==> flow/design.v <==
module mult32x32_fsm (
    input logic clk,               
    input logic reset,             
    input logic start,             
    output logic busy,             
    output logic [1:0] a_sel,      
    output logic b_sel,            
    output logic [2:0] shift_sel,  
    output logic upd_prod,         
    output logic clr_prod          
);
	typedef enum { idle, handle1, handle2, handle3, handle4, handle5, handle6, handle7, handle8} sm_type;
	sm_type current_state;
	sm_type next_state;
	always_ff @(posedge clk, posedge reset) begin
		if (reset== 1'b1) begin
			current_state <=idle;
		end
		else begin
			current_state <= next_state;
		end
	end
	always_comb begin
		next_state= current_state;
		busy=1'b1;
		upd_prod= 1'b1;
		clr_prod= 1'b0;
		a_sel= 2'b0;
		b_sel= 1'b0;
		shift_sel= 3'b0;
		case(current_state)
			idle: begin
				if(start== 1'b0) begin
					next_state=idle;
					busy=1'b0;
					upd_prod=1'b0;
				end
				else begin
					next_state=handle1;
					busy=1'b0;
					upd_prod=1'b0;
					clr_prod=1'b1;
				end
			end
			handle1: begin
				next_state= handle2;
				a_sel=2'b0;
				b_sel=1'b0;
				shift_sel=3'b0;
			end
			handle2: begin
				next_state= handle3;
				a_sel=2'b01;
				b_sel=1'b0;
				shift_sel=3'b001;
			end
			handle3: begin
				next_state= handle4;
				a_sel=2'b10;
				b_sel=1'b0;
				shift_sel=3'b010;
			end
			handle4: begin
				next_state= handle5;
				a_sel=2'b11;
				b_sel=1'b0;
				shift_sel=3'b011;
			end
			handle5: begin
				next_state= handle6;
				a_sel=2'b0;
				b_sel=1'b1;
				shift_sel=3'b010;
			end
			handle6: begin
				next_state= handle7;
				a_sel=2'b01;
				b_sel=1'b1;
				shift_sel=3'b011;
			end
			handle7: begin
				next_state= handle8;
				a_sel=2'b10;
				b_sel=1'b1;
				shift_sel=3'b100;
			end
			handle8: begin
				next_state= idle;
				a_sel=2'b11;
				b_sel=1'b1;
				shift_sel=3'b101;
			end
		endcase
	end
endmodule
module mult32x32_arith (
    input logic clk,              
    input logic reset,            
    input logic [31:0] a,         
    input logic [31:0] b,         
    input logic [1:0] a_sel,      
    input logic b_sel,            
    input logic [2:0] shift_sel,  
    input logic upd_prod,         
    input logic clr_prod,         
    output logic [63:0] product   
);
logic [15:0] out16;
logic [7:0] out8;
always_comb begin
	case(a_sel)
		2'b00: out8 = a[7:0];
		2'b01: out8 = a[15:8];
		2'b10: out8 = a[23:16];
		2'b11: out8 = a[31:24];
	endcase
end
always_comb begin
	case(b_sel)
		1'b0: out16 = b[15:0];
		1'b1: out16 = b[31:16];
	endcase
end
logic [23:0] mult;
always_comb begin
	mult = out16 * out8;
end
logic [63:0] shifted;
always_comb begin
	shifted = 64'b0;
	case(shift_sel)
		3'b000: shifted = mult;
		3'b001: shifted = mult << 8; 
		3'b010: shifted = mult << 16;
		3'b011: shifted = mult << 24;
		3'b100: shifted = mult << 32;
		3'b101: shifted = mult << 40;
	endcase
end
always_ff @(posedge clk, posedge reset) begin
	if(reset == 1'b1) begin 
		product <= 64'b0;
	end
	else begin
		if(clr_prod == 1'b1) begin
			product <= 64'b0;
		end
		else if (upd_prod == 1'b1) begin
			product <= product + shifted;
		end
	end
end
endmodule
module mult32x32 (
    input logic clk,             
    input logic reset,           
    input logic start,           
    input logic [31:0] a,        
    input logic [31:0] b,        
    output logic busy,           
    output logic [63:0] product  
);
logic [1:0] a_sel;
logic b_sel;
logic [2:0] shift_sel;
logic upd_prod;
logic clr_prod;
mult32x32_fsm fsm(
	.clk(clk),
	.reset(reset),
	.start(start),
	.busy(busy),
	.a_sel(a_sel),
	.b_sel(b_sel),
	.shift_sel(shift_sel),
	.upd_prod(upd_prod),
	.clr_prod(clr_prod)
);
mult32x32_arith arith(
	.clk(clk),
	.reset(reset),
	.a(a),
	.b(b),
	.a_sel(a_sel),
	.b_sel(b_sel),
	.shift_sel(shift_sel),
	.upd_prod(upd_prod),
	.clr_prod(clr_prod),
	.product(product)
);
endmodule
* Tool chain data of mult32x32
Tool output for the design above, in the order of the flow. Lines are those of the file above, counted from 1. Operators carry their Yosys type and port widths (W data, S select, Z words). The mark -- stands for no value.
Design: top mult32x32, clock clk, cell library sky130hd, corner tt_025C_1v80

* Word level
Yosys after proc, flatten, opt, wreduce and memory -nomap, before mapping. Memory bits, and registers merged into a memory's read port (data or address), are not among the register bits. Print and check cells are not counted.
Word-level totals: flip-flop bits (word level) 96, bits of input ports 67, output and inout bits 65, elaborated cells 45
Operators by class: $add $sub $neg 1, multipliers 1, eq/ne operators 16, multiplexer cells 13, bitwise logic cells 1, reduce/logical cells 11
Operators with widths (number):
- $pmux W64 S6 | 1
- $pmux W32 S9 | 1
- $mul A16 B8 Y24 | 1
- $eq A32 B3 Y1 const B | 4
- $mux W64 | 2
- $eq A32 B2 Y1 const B | 2
- $add A64 B64 Y64 | 1
- $eq A32 B1 Y1 const B | 1
- $eq A32 B4 Y1 const B | 1
- $logic_not A32 Y1 | 1
- $pmux W16 S2 | 1
- $pmux W8 S4 | 1
- $pmux W3 S5 | 1
- $reduce_or A2 Y1 | 5
- $reduce_bool A9 Y1 | 1
- $eq A3 B2 Y1 const B | 2
- $eq A3 B3 Y1 const B | 2
- $pmux W2 S3 | 1
- $mux W1 | 5
- $eq A2 B2 Y1 const B | 2
- $reduce_or A4 Y1 | 1
- $eq A3 B1 Y1 const B | 1
- $logic_not A3 Y1 | 1
- $eq A2 B1 Y1 const B | 1
- $logic_not A2 Y1 | 1
- $reduce_bool A2 Y1 | 1
- $not A1 Y1 | 1

* Depth
Longest topological path by Yosys (ltp), each cell counted once; first at word level (registers and memories cut), then after technology mapping (sequential cells cut; the memories' decode and read muxes count).
Logic depth: depth after elaboration 10, ABC_AREA 0, gate-level depth with buffers 39, gate-level depth less buffers 35

* Mapped cells and area
Source: synth_stat.txt of the flow (Yosys; design flattened, memories mapped). It holds for the ABC_AREA given above (unset counts as 0); a run with the other value may have another netlist. The area totals of this step are shown rounded.
Synthesis totals: mapped cells 1490, synthesis area 11600 µm², sequential area 1830 µm², mapped flip-flops 73, buffers 65
Cell types:
- sky130_fd_sc_hd__dfrtp_1 | number 72, total area 1.8E+03 µm²
- sky130_fd_sc_hd__fa_1 | number 85, total area 1.7E+03 µm²
- sky130_fd_sc_hd__ha_1 | number 107, total area 1.34E+03 µm²
- sky130_fd_sc_hd__nor2_1 | number 195, total area 731.952 µm²
- sky130_fd_sc_hd__nand2_1 | number 153, total area 574.301 µm²
- sky130_fd_sc_hd__o21ai_0 | number 105, total area 525.504 µm²
- sky130_fd_sc_hd__inv_1 | number 128, total area 480.461 µm²
- sky130_fd_sc_hd__a21oi_1 | number 86, total area 430.413 µm²
- sky130_fd_sc_hd__a21o_1 | number 53, total area 397.882 µm²
- sky130_fd_sc_hd__xnor2_1 | number 41, total area 359.094 µm²
- sky130_fd_sc_hd__xor2_1 | number 30, total area 262.752 µm²
- sky130_fd_sc_hd__clkbuf_1 | number 52, total area 195.187 µm²
- sky130_fd_sc_hd__mux2i_1 | number 18, total area 180.173 µm²
- sky130_fd_sc_hd__nand3b_1 | number 21, total area 157.651 µm²
- sky130_fd_sc_hd__o22ai_1 | number 25, total area 156.4 µm²
- sky130_fd_sc_hd__o21bai_1 | number 20, total area 150.144 µm²
- sky130_fd_sc_hd__nand4_1 | number 21, total area 131.376 µm²
- sky130_fd_sc_hd__or2_2 | number 21, total area 131.376 µm²
Not listed: further types 58, cells in them 257. By module: a second synthesis without flattening, with its own total; a netlist apart from the flattened one above.
Unflattened totals: cell total of the unflattened synthesis 1469, area (unflattened synthesis) 11800 µm²
Rows give one instance, submodules left out.
By module:
- mult32x32_arith | instances 1, cells 1449, area 11500 µm², sequential area 1600 µm²
- mult32x32_fsm | instances 1, cells 20, area 299 µm², sequential area 226 µm²
- mult32x32 | instances 1, cells 0, area 0.0 µm², sequential area 0.0 µm²

* Path before layout
OpenSTA on the mapped netlist: ideal clock, no wires. The path of least setup slack (recovery checks aside). Input and output delay are each 20% of the period. Register names are those of the netlist, which keeps one name where synthesis merged equal registers.
Timing path after synthesis: path type in2reg, start point input a[23], end point register (name not given), clock period 12.0 ns, input delay 2.400 ns, setup time 0.122 ns, time at the first pin 2.400 ns, data arrival time 9.518 ns, required time 11.878 ns, slack 2.361 ns, path delay 7.240 ns, stages 30, buffers on the path 2, period reached after synthesis 9.639 ns
"path delay" = arrival - input delay + setup time. "stages": output pins that drive a net of the path, with the launching flip-flop's if there is one; two outputs of one cell count as two. "period reached after synthesis" is the clock period less the worst setup slack; recovery checks do not enter. This is arithmetic on one report: input and output delays are still those of the set period (20% each). The rows between start and end are the longest chain of elaborated cells between them; the timing report does not say that the signal goes this way. Where chains are equally long, one stands for them. Each line given opens the expression or statement behind the cell; cells for indexed reads and writes are added by Yosys, which also makes memories of some case tables.
Between the ends, after synthesis: cells stage by stage sky130_fd_sc_hd__nand2_1 -> sky130_fd_sc_hd__nand2_1 -> sky130_fd_sc_hd__o21ai_1 -> sky130_fd_sc_hd__clkbuf_1 -> sky130_fd_sc_hd__nor2_1 -> sky130_fd_sc_hd__fa_1 -> sky130_fd_sc_hd__fa_1 -> sky130_fd_sc_hd__fa_1 -> sky130_fd_sc_hd__inv_1 -> sky130_fd_sc_hd__fa_1 -> sky130_fd_sc_hd__inv_1 -> sky130_fd_sc_hd__ha_1 -> sky130_fd_sc_hd__o21a_1 -> sky130_fd_sc_hd__o21ai_0 -> sky130_fd_sc_hd__nor3b_2 -> sky130_fd_sc_hd__nor4_1 -> sky130_fd_sc_hd__o31ai_1 -> sky130_fd_sc_hd__nor4_1 -> sky130_fd_sc_hd__a211oi_1 -> sky130_fd_sc_hd__o2bb2a_1 -> sky130_fd_sc_hd__o22ai_1 -> sky130_fd_sc_hd__ha_1 -> sky130_fd_sc_hd__clkbuf_1 -> sky130_fd_sc_hd__nand4_1 -> sky130_fd_sc_hd__or3_1 -> sky130_fd_sc_hd__a211o_1 -> sky130_fd_sc_hd__a211oi_2 -> sky130_fd_sc_hd__o21ai_1 -> sky130_fd_sc_hd__a21o_1 -> sky130_fd_sc_hd__a32o_1, cells in the longest elaborated chain 6, elaborated cells on any way between the ends 6, RTL lines with such cells 6, classes of those cells add/sub (1); mul (1); mux (4)
RTL lines, path after synthesis:
- from (decl) | line 158 | input logic [31:0] a,
- $pmux W8 S4 | line 111 | case(a_sel)
- $mul A16 B8 Y24 | line 126 | mult = out16 * out8;
- $pmux W64 S6 | line 131 | case(shift_sel)
- $add A64 B64 Y64 | line 149
- $mux W64 | line 148 | else if (upd_prod == 1'b1) begin
- $mux W64 | line 145 | if(clr_prod == 1'b1) begin
- to (assign) | line 146
- to (assign) | line 149
- to (decl) | line 106

* Path in the finished layout
Path of least setup slack in the final report of flow run A (OpenROAD, finished layout, wires in). Where an end is a register, its clock arrival counts in the times.
Timing path post-layout: path type in2reg, start point input a[28], end point register (name not given), clock period 18.9 ns, input delay 3.78 ns, setup time 0.06 ns, time at the first pin 3.78 ns, data arrival time 12.89 ns, required time 19.19 ns, slack 6.30 ns, stages 30, buffers on the path 1
The rows between start and end are the longest chain of elaborated cells between them; the timing report does not say that the signal goes this way. Where chains are equally long, one stands for them.
Between the ends, post-layout: cells stage by stage sky130_fd_sc_hd__clkdlybuf4s50_1 -> sky130_fd_sc_hd__nand2_1 -> sky130_fd_sc_hd__nand2_1 -> sky130_fd_sc_hd__o21ai_2 -> sky130_fd_sc_hd__nor2_1 -> sky130_fd_sc_hd__fa_1 -> sky130_fd_sc_hd__fa_1 -> sky130_fd_sc_hd__fa_1 -> sky130_fd_sc_hd__inv_1 -> sky130_fd_sc_hd__fa_1 -> sky130_fd_sc_hd__inv_1 -> sky130_fd_sc_hd__ha_1 -> sky130_fd_sc_hd__o21a_1 -> sky130_fd_sc_hd__o21ai_0 -> sky130_fd_sc_hd__nor3b_2 -> sky130_fd_sc_hd__nor4_1 -> sky130_fd_sc_hd__o31ai_1 -> sky130_fd_sc_hd__nor4_1 -> sky130_fd_sc_hd__a211oi_1 -> sky130_fd_sc_hd__o221ai_1 -> sky130_fd_sc_hd__ha_1 -> sky130_fd_sc_hd__nand4_1 -> sky130_fd_sc_hd__nor4_1 -> sky130_fd_sc_hd__o311ai_1 -> sky130_fd_sc_hd__nand3_1 -> sky130_fd_sc_hd__a21oi_2 -> sky130_fd_sc_hd__o41ai_4 -> sky130_fd_sc_hd__nand4_1 -> sky130_fd_sc_hd__a311o_1 -> sky130_fd_sc_hd__nand2_1, cells in the longest elaborated chain 6, elaborated cells on any way between the ends 6, RTL lines with such cells 6, classes of those cells add/sub (1); mul (1); mux (4)
RTL lines, path post-layout:
- from (decl) | line 158 | input logic [31:0] a,
- $pmux W8 S4 | line 111 | case(a_sel)
- $mul A16 B8 Y24 | line 126 | mult = out16 * out8;
- $pmux W64 S6 | line 131 | case(shift_sel)
- $add A64 B64 Y64 | line 149
- $mux W64 | line 148 | else if (upd_prod == 1'b1) begin
- $mux W64 | line 145 | if(clr_prod == 1'b1) begin
- to (assign) | line 146
- to (assign) | line 149
- to (decl) | line 106

==> results <==
3 stored runs of mult32x32 in the flow (synthesis by Yosys, layout by OpenROAD, sky130hd cells), in arbitrary order. Constraints: input delay and output delay 20% of the set period each, output load 0.01 pF.
"achieved clock period" means the clock period less the worst setup slack. The figure is calculated, with input and output delays left at 20% of the set period.
"worst setup path time" means the part of the period allowed to the worst setup path (the constraints hold back 20% at inputs and 20% at outputs) less its slack; where the path has registers, the arrival times of their clocks count too.
The results are shown rounded.
[flow run A] settings: CORE_ASPECT_RATIO=0.74, CORE_UTILIZATION=40, CTS_CLUSTER_DIAMETER=307, period_ns=18.9, CAP_MARGIN=20, CORE_MARGIN=2, SLEW_MARGIN=20
[flow run A] result: chip area after synthesis (Yosys) 11600 µm², die area 30300 µm², standard-cell area of the final layout 13500 µm², utilization 47.7 %, worst setup slack after layout 6.30 ns, total negative slack 0.000 ns, worst hold slack 0.358 ns, achieved clock period 12.602 ns, worst setup path time 8.82 ns, worst setup path kind in2reg
[flow run B] settings: ABC_AREA=0, CAP_MARGIN=25, CELL_PAD_IN_SITES_GLOBAL_PLACEMENT=1, CORE_ASPECT_RATIO=1.08, CORE_UTILIZATION=48, CTS_CLUSTER_DIAMETER=280, CTS_CLUSTER_SIZE=27, GPL_TIMING_DRIVEN=1, MAX_ROUTING_LAYER=met4, PLACE_DENSITY=0.74, TNS_END_PERCENT=15, period_ns=6.76, CORE_MARGIN=2, SLEW_MARGIN=20
[flow run B] result: chip area after synthesis (Yosys) 11600 µm², die area 25300 µm², standard-cell area of the final layout 19000 µm², utilization 79.9 %, worst setup slack after layout -1.77 ns, total negative slack -68.0 ns, worst hold slack 0.356 ns, achieved clock period 8.533 ns, worst setup path time 8.53 ns, worst setup path kind reg2reg
[flow run C] settings: CAP_MARGIN=35, CORE_UTILIZATION=24, HOLD_SLACK_MARGIN=0.13, PLACE_DENSITY_LB_ADDON=0.04, SLEW_MARGIN=15, TNS_END_PERCENT=15, period_ns=16.1, CORE_MARGIN=2
[flow run C] result: chip area after synthesis (Yosys) 11600 µm², die area 49900 µm², standard-cell area of the final layout 14000 µm², utilization 29.3 %, worst setup slack after layout 4.35 ns, total negative slack 0.000 ns, worst hold slack 0.352 ns, achieved clock period 11.753 ns, worst setup path time 8.53 ns, worst setup path kind in2reg
